==> flow/design.v <==
module AMBA_APB(
  input logic pclk,
  input logic prst_n,
  input logic [4:0] paddr,
  input logic pselx,
  input logic penable,
  input logic pwrite,
  input logic [31:0] pwdata,
  output logic pready,
  output logic [31:0] prdata
);
  reg [31:0] mem[31:0];
  typedef enum {
    IDLE    = 0,
    SETUP   = 1,
    ACCESS  = 2,
    XXX     = 3
  } state_e;
  state_e state, next;
  always_ff @(posedge pclk or negedge prst_n)
    if (!prst_n)  state <= IDLE;
    else          state <= next;
  always_comb begin
    next = XXX;
    case (state)
      IDLE: begin
        if (pselx & !penable) next = SETUP;
        else                  next = IDLE;
      end
      SETUP: begin
        if (penable & pselx)  next = ACCESS;
      end
      ACCESS: begin
        if (pready)           next = IDLE;
        else                  next = ACCESS;
      end
      default: begin
        next = IDLE;
      end
    endcase
  end
  always_ff @(posedge pclk or negedge prst_n) begin
    if (!prst_n) begin
      pready <= 0;
      prdata <= 0;
    end
    else begin
      if (next == ACCESS) begin
        if (pwrite) begin
          mem[paddr] <= pwrite ? pwdata : mem[paddr];
        end
        else begin
          prdata     <= mem[paddr];
        end
        pready       <= 1;
      end
      else begin
        pready       <= 0;
      end
    end
  end
endmodule
# Tool chain data of AMBA_APB

Tool output for the design above before and after an edit, in the order of the flow.
Lines under "unedited" count in the file above, lines under "edited" in the edited file.
"change": "edited" minus "unedited" as printed here.
Operators: Yosys type, input widths -> output width; for muxes data width and select width s.
The mark - stands for no value.

Top module: AMBA_APB
Clock input: pclk
Cell library: sky130hd
Timing corner: tt_025C_1v80

# The edit

The edit as a unified diff against the file above.
This change comes from a script, not from a designer. The edited design behaves differently; no optimisation was intended.

```diff
@@ -46,5 +46,5 @@
     end
     else begin
-      if (next == ACCESS) begin
+      if (next != ACCESS) begin
         if (pwrite) begin
           mem[paddr] <= pwrite ? pwdata : mem[paddr];
```

# Elaborated design

Counts by Yosys on the flattened word-level netlist (proc, flatten, opt, wreduce). Print and check cells are left out. Cells with the same type and inputs are merged into one.

Bit counts:

| item              | unedited | edited | change |
| bits in registers | 1,059    | 1,059  | 0 |
| word-level cells  | 114      | 114    | 0 |
| input port bits   | 42       | 42     | 0 |

Operators by class:

| item                             | unedited | edited | change |
| reductions and logical operators | 36       | 36     | 0 |
| mux-type cells                   | 6        | 6      | 0 |
| bitwise operators                | 3        | 3      | 0 |
| equal/unequal tests              | 34       | 34     | 0 |

Operator list:

| operator           | unedited | edited | change |
| $eq 2x2->1 const B | 2        | 1      | -1 |
| $ne 2x2->1 const B | 0        | 1      | +1 |
| $reduce_and 4->1   | 32       | 32     | 0 |
| $eq 5x5->1 const B | 16       | 16     | 0 |
| $eq 5x4->1 const B | 8        | 8      | 0 |
| $eq 5x3->1 const B | 4        | 4      | 0 |
| $mux 1             | 3        | 3      | 0 |
| $and 1x1->1        | 2        | 2      | 0 |
| $eq 5x2->1 const B | 2        | 2      | 0 |
| $eq 2x1->1 const B | 1        | 1      | 0 |
| $eq 5x1->1 const B | 1        | 1      | 0 |
| $logic_not 1->1    | 1        | 1      | 0 |
| $logic_not 32->1   | 1        | 1      | 0 |
| $logic_not 5->1    | 1        | 1      | 0 |
| $mux 2             | 1        | 1      | 0 |
| $not 1->1          | 1        | 1      | 0 |
| $pmux 2 s3         | 1        | 1      | 0 |
| $pmux 32 s32       | 1        | 1      | 0 |
| $reduce_and 2->1   | 1        | 1      | 0 |

# Longest topological paths

Depth = most cells in a row (Yosys ltp): at word level without a register or memory, in the mapped netlist without a sequential cell, where the memories' decode and read muxes count.

Depth:

| item                      | unedited | edited | change |
| depth in word-level cells | 6        | 6      | 0 |
| ABC_AREA                  | 0        | 0      | - |
| mapped depth              | 11       | 11     | 0 |

# Netlist

Source: synth_stat.txt of the flow (Yosys; design flattened, memories mapped). It holds for the ABC_AREA given above (unset counts as 0); a run with the other value may have another netlist.

Cells by type:

| cell                       | unedited | edited | change |
| sky130_fd_sc_hd__and3_1    | 124      | 73     | -51 |
| sky130_fd_sc_hd__a221oi_1  | 20       | 6      | -14 |
| sky130_fd_sc_hd__mux2i_1   | 19       | 32     | +13 |
| sky130_fd_sc_hd__nor3_1    | 58       | 48     | -10 |
| sky130_fd_sc_hd__o21ai_0   | 36       | 45     | +9 |
| sky130_fd_sc_hd__buf_6     | 12       | 3      | -9 |
| sky130_fd_sc_hd__clkbuf_1  | 50       | 58     | +8 |
| sky130_fd_sc_hd__nor4_1    | 27       | 19     | -8 |
| sky130_fd_sc_hd__a22o_1    | 23       | 31     | +8 |
| sky130_fd_sc_hd__nand2_1   | 78       | 85     | +7 |
| sky130_fd_sc_hd__nor2_1    | 49       | 42     | -7 |
| sky130_fd_sc_hd__mux4_2    | 0        | 7      | +7 |
| sky130_fd_sc_hd__buf_4     | 11       | 5      | -6 |
| sky130_fd_sc_hd__a211oi_1  | 6        | 12     | +6 |
| sky130_fd_sc_hd__nor2_4    | 6        | 0      | -6 |
| sky130_fd_sc_hd__mux2_2    | 5        | 11     | +6 |
| sky130_fd_sc_hd__a2111oi_2 | 5        | 0      | -5 |
| sky130_fd_sc_hd__o32a_1    | 0        | 5      | +5 |

Not every row of either side is listed.

Synthesis totals:

| item                               | unedited | edited   | change |
| flip-flop cells                    | 1,061    | 1,061    | 0 |
| buffer cells                       | 134      | 134      | 0 |
| mapped cells                       | 2,289    | 2,240    | -49 |
| sequential part of the area (um^2) | 31,676.6 | 31,676.6 | 0.0 |
| chip area (Yosys) (um^2)           | 39,644.3 | 39,387.8 | -256.5 |

# Path before layout

Path of least setup slack by OpenSTA after synthesis, without wires, with an ideal clock, recovery checks aside; 20% of the period is set as input and as output delay. Where synthesis merged equal registers, the netlist keeps one of their names.

Timing path after synthesis:

| item                          | unedited            | edited              | change |
| path type                     | in2reg              | in2reg              | - |
| start                         | input port paddr[4] | input port paddr[4] | - |
| end                           | register mem[1][0]  | register mem[18][0] | - |
| period (ns)                   | 5.0                 | 5.0                 | 0.0 |
| delay of the path (ns)        | 3.522               | 3.603               | +0.081 |
| setup slack (ns)              | 0.478               | 0.396               | -0.082 |
| stages                        | 4                   | 6                   | +2 |
| input delay (ns)              | 1.000               | 1.000               | 0.000 |
| time at the first pin (ns)    | 1.000               | 1.000               | 0.000 |
| data required time (ns)       | 4.539               | 4.539               | 0.000 |
| library setup time (ns)       | 0.461               | 0.461               | 0.000 |
| arrival (ns)                  | 4.061               | 4.142               | +0.081 |
| synthesis period reached (ns) | 4.522               | 4.604               | +0.082 |

"delay of the path" = arrival - input delay + setup time.
"stages" counts driving pins, that of a launching flip-flop among them; a cell with two outputs on the path counts twice.
"synthesis period reached" is the clock period less the worst setup slack; recovery checks do not enter. This is arithmetic on one report: input and output delays are still those of the set period (20% each).
The rows between start and end are the longest chain of elaborated cells between them; the timing report does not say that the signal goes this way. Where chains are equally long, one stands for them.
Each line given opens the expression or statement behind the cell; cells for indexed reads and writes are added by Yosys, which also makes memories of some case tables.

On the way, after synthesis, unedited:
Cells stage by stage: sky130_fd_sc_hd__buf_4 -> sky130_fd_sc_hd__or3b_2 -> sky130_fd_sc_hd__buf_2 -> sky130_fd_sc_hd__nor3_1
Length of the longest elaborated chain: 2

RTL lines, path after synthesis, unedited:

| item             | RTL line | text |
| from (decl)      | 4        | `input logic [4:0] paddr,` |
| $eq 5x1->1       | 50       | `mem[paddr] <= pwrite ? pwdata : mem[paddr];` |
| $reduce_and 4->1 | -        |  |
| to (assign)      | 50       |  |
| to (decl)        | 12       | `reg [31:0] mem[31:0];` |

On the way, after synthesis, edited:
Cells stage by stage: sky130_fd_sc_hd__buf_2 -> sky130_fd_sc_hd__buf_2 -> sky130_fd_sc_hd__buf_2 -> sky130_fd_sc_hd__buf_2 -> sky130_fd_sc_hd__nand2_1 -> sky130_fd_sc_hd__nor3_1
Length of the longest elaborated chain: 2

RTL lines, path after synthesis, edited:

| item             | RTL line | text |
| from (decl)      | 4        | `input logic [4:0] paddr,` |
| $eq 5x5->1       | 50       | `mem[paddr] <= pwrite ? pwdata : mem[paddr];` |
| $reduce_and 4->1 | -        |  |
| to (assign)      | 50       |  |
| to (decl)        | 12       | `reg [31:0] mem[31:0];` |

# Timing after layout

From the final timing report of the runs of set A: the path of least setup slack in the routed layout; clock arrival at registers is part of the times.

Timing path after layout:

| item                       | unedited            | edited              | change |
| path type                  | in2reg              | in2reg              | - |
| start                      | input port paddr[1] | input port paddr[3] | - |
| end                        | register mem[14][5] | register prdata[2]  | - |
| library setup time (ns)    | 0.36                | 0.13                | -0.23 |
| setup slack (ns)           | 1.58                | 1.43                | -0.15 |
| stages                     | 6                   | 7                   | +1 |
| data required time (ns)    | 5.29                | 5.54                | +0.25 |
| arrival (ns)               | 3.72                | 4.11                | +0.39 |
| time at the first pin (ns) | 1.00                | 1.00                | 0.00 |
| input delay (ns)           | 1.00                | 1.00                | 0.00 |
| period (ns)                | 5.0                 | 5.0                 | 0.0 |

The rows between start and end are the longest chain of elaborated cells between them; the timing report does not say that the signal goes this way. Where chains are equally long, one stands for them.

On the way, after layout, unedited:
Cells stage by stage: sky130_fd_sc_hd__buf_2 -> sky130_fd_sc_hd__buf_4 -> sky130_fd_sc_hd__nand2b_2 -> sky130_fd_sc_hd__nor3_4 -> sky130_fd_sc_hd__nor2b_4 -> sky130_fd_sc_hd__buf_4
Length of the longest elaborated chain: 2

RTL lines, path after layout, unedited:

| item             | RTL line | text |
| from (decl)      | 4        | `input logic [4:0] paddr,` |
| $eq 5x4->1       | 50       | `mem[paddr] <= pwrite ? pwdata : mem[paddr];` |
| $reduce_and 4->1 | -        |  |
| to (assign)      | 50       |  |
| to (decl)        | 12       | `reg [31:0] mem[31:0];` |

On the way, after layout, edited:
Cells stage by stage: sky130_fd_sc_hd__buf_2 -> sky130_fd_sc_hd__nand2b_1 -> sky130_fd_sc_hd__nor3_4 -> sky130_fd_sc_hd__a2111oi_0 -> sky130_fd_sc_hd__nand3_1 -> sky130_fd_sc_hd__nor4_1 -> sky130_fd_sc_hd__o21ai_1
Length of the longest elaborated chain: 2

RTL lines, path after layout, edited:

| item         | RTL line | text |
| from (decl)  | 4        | `input logic [4:0] paddr,` |
| $eq 5x5->1   | 53       | `prdata     <= mem[paddr];` |
| $pmux 32 s32 | 53       |  |
| to (assign)  | 45       | `prdata <= 0;` |
| to (assign)  | 53       |  |
| to (decl)    | 10       | `output logic [31:0] prdata` |

# Flow runs

Both versions went through the flow (Yosys, OpenROAD) with the same settings in each pair. Constraints: input delay and output delay 20% of the set period each, output load 0.01 pF.

Flow settings, set A:
CORE_UTILIZATION: 40
PLACE_DENSITY: 0.6
period_ns: 5.0
CAP_MARGIN: 20
CORE_MARGIN: 2
SLEW_MARGIN: 20

Measured results, set A:

| item                                     | unedited  | edited    | change |
| total design power (mW)                  | 18.778    | 18.513    | -0.265 |
| period achieved (ns)                     | 3.422     | 3.566     | +0.144 |
| worst-case hold slack (ns)               | 0.447     | 0.481     | +0.034 |
| chip area after synthesis (Yosys) (um^2) | 39,644.3  | 39,387.8  | -256.5 |
| worst setup slack after layout (ns)      | 1.578     | 1.434     | -0.144 |
| setup total negative slack (ns)          | 0.000     | 0.000     | 0.000 |
| post-route utilization (%)               | 46.8      | 46.9      | +0.1 |
| standard-cell area after layout (um^2)   | 46,001.6  | 45,980.3  | -21.3 |
| die outline area (um^2)                  | 101,646.0 | 100,997.0 | -649.0 |

Flow settings, set B:
CELL_PAD_IN_SITES_DETAIL_PLACEMENT: 0
CORE_MARGIN: 3
CORE_UTILIZATION: 70
CTS_CLUSTER_DIAMETER: 205
CTS_CLUSTER_SIZE: 13
MAX_ROUTING_LAYER: met4
MIN_ROUTING_LAYER: met1
PLACE_DENSITY_LB_ADDON: 0.28
SLEW_MARGIN: 35
period_ns: 2.44
CAP_MARGIN: 20

Measured results, set B:

| item                                     | unedited | edited   | change |
| total design power (mW)                  | 37.032   | 36.227   | -0.805 |
| period achieved (ns)                     | 2.384    | 2.384    | 0.000 |
| chip area after synthesis (Yosys) (um^2) | 39,644.3 | 39,387.8 | -256.5 |
| worst setup slack after layout (ns)      | 0.056    | 0.056    | 0.000 |
| setup total negative slack (ns)          | 0.000    | 0.000    | 0.000 |
| post-route utilization (%)               | 86.7     | 87.2     | +0.5 |
| standard-cell area after layout (um^2)   | 48,132.4 | 48,306.3 | +173.9 |
| die outline area (um^2)                  | 59,526.2 | 59,151.1 | -375.1 |

"period achieved" = clock period - worst setup slack. The figure is calculated, with input and output delays left at 20% of the set period.
"total design power": no workload was simulated; the value follows from the tool's default switching activity.
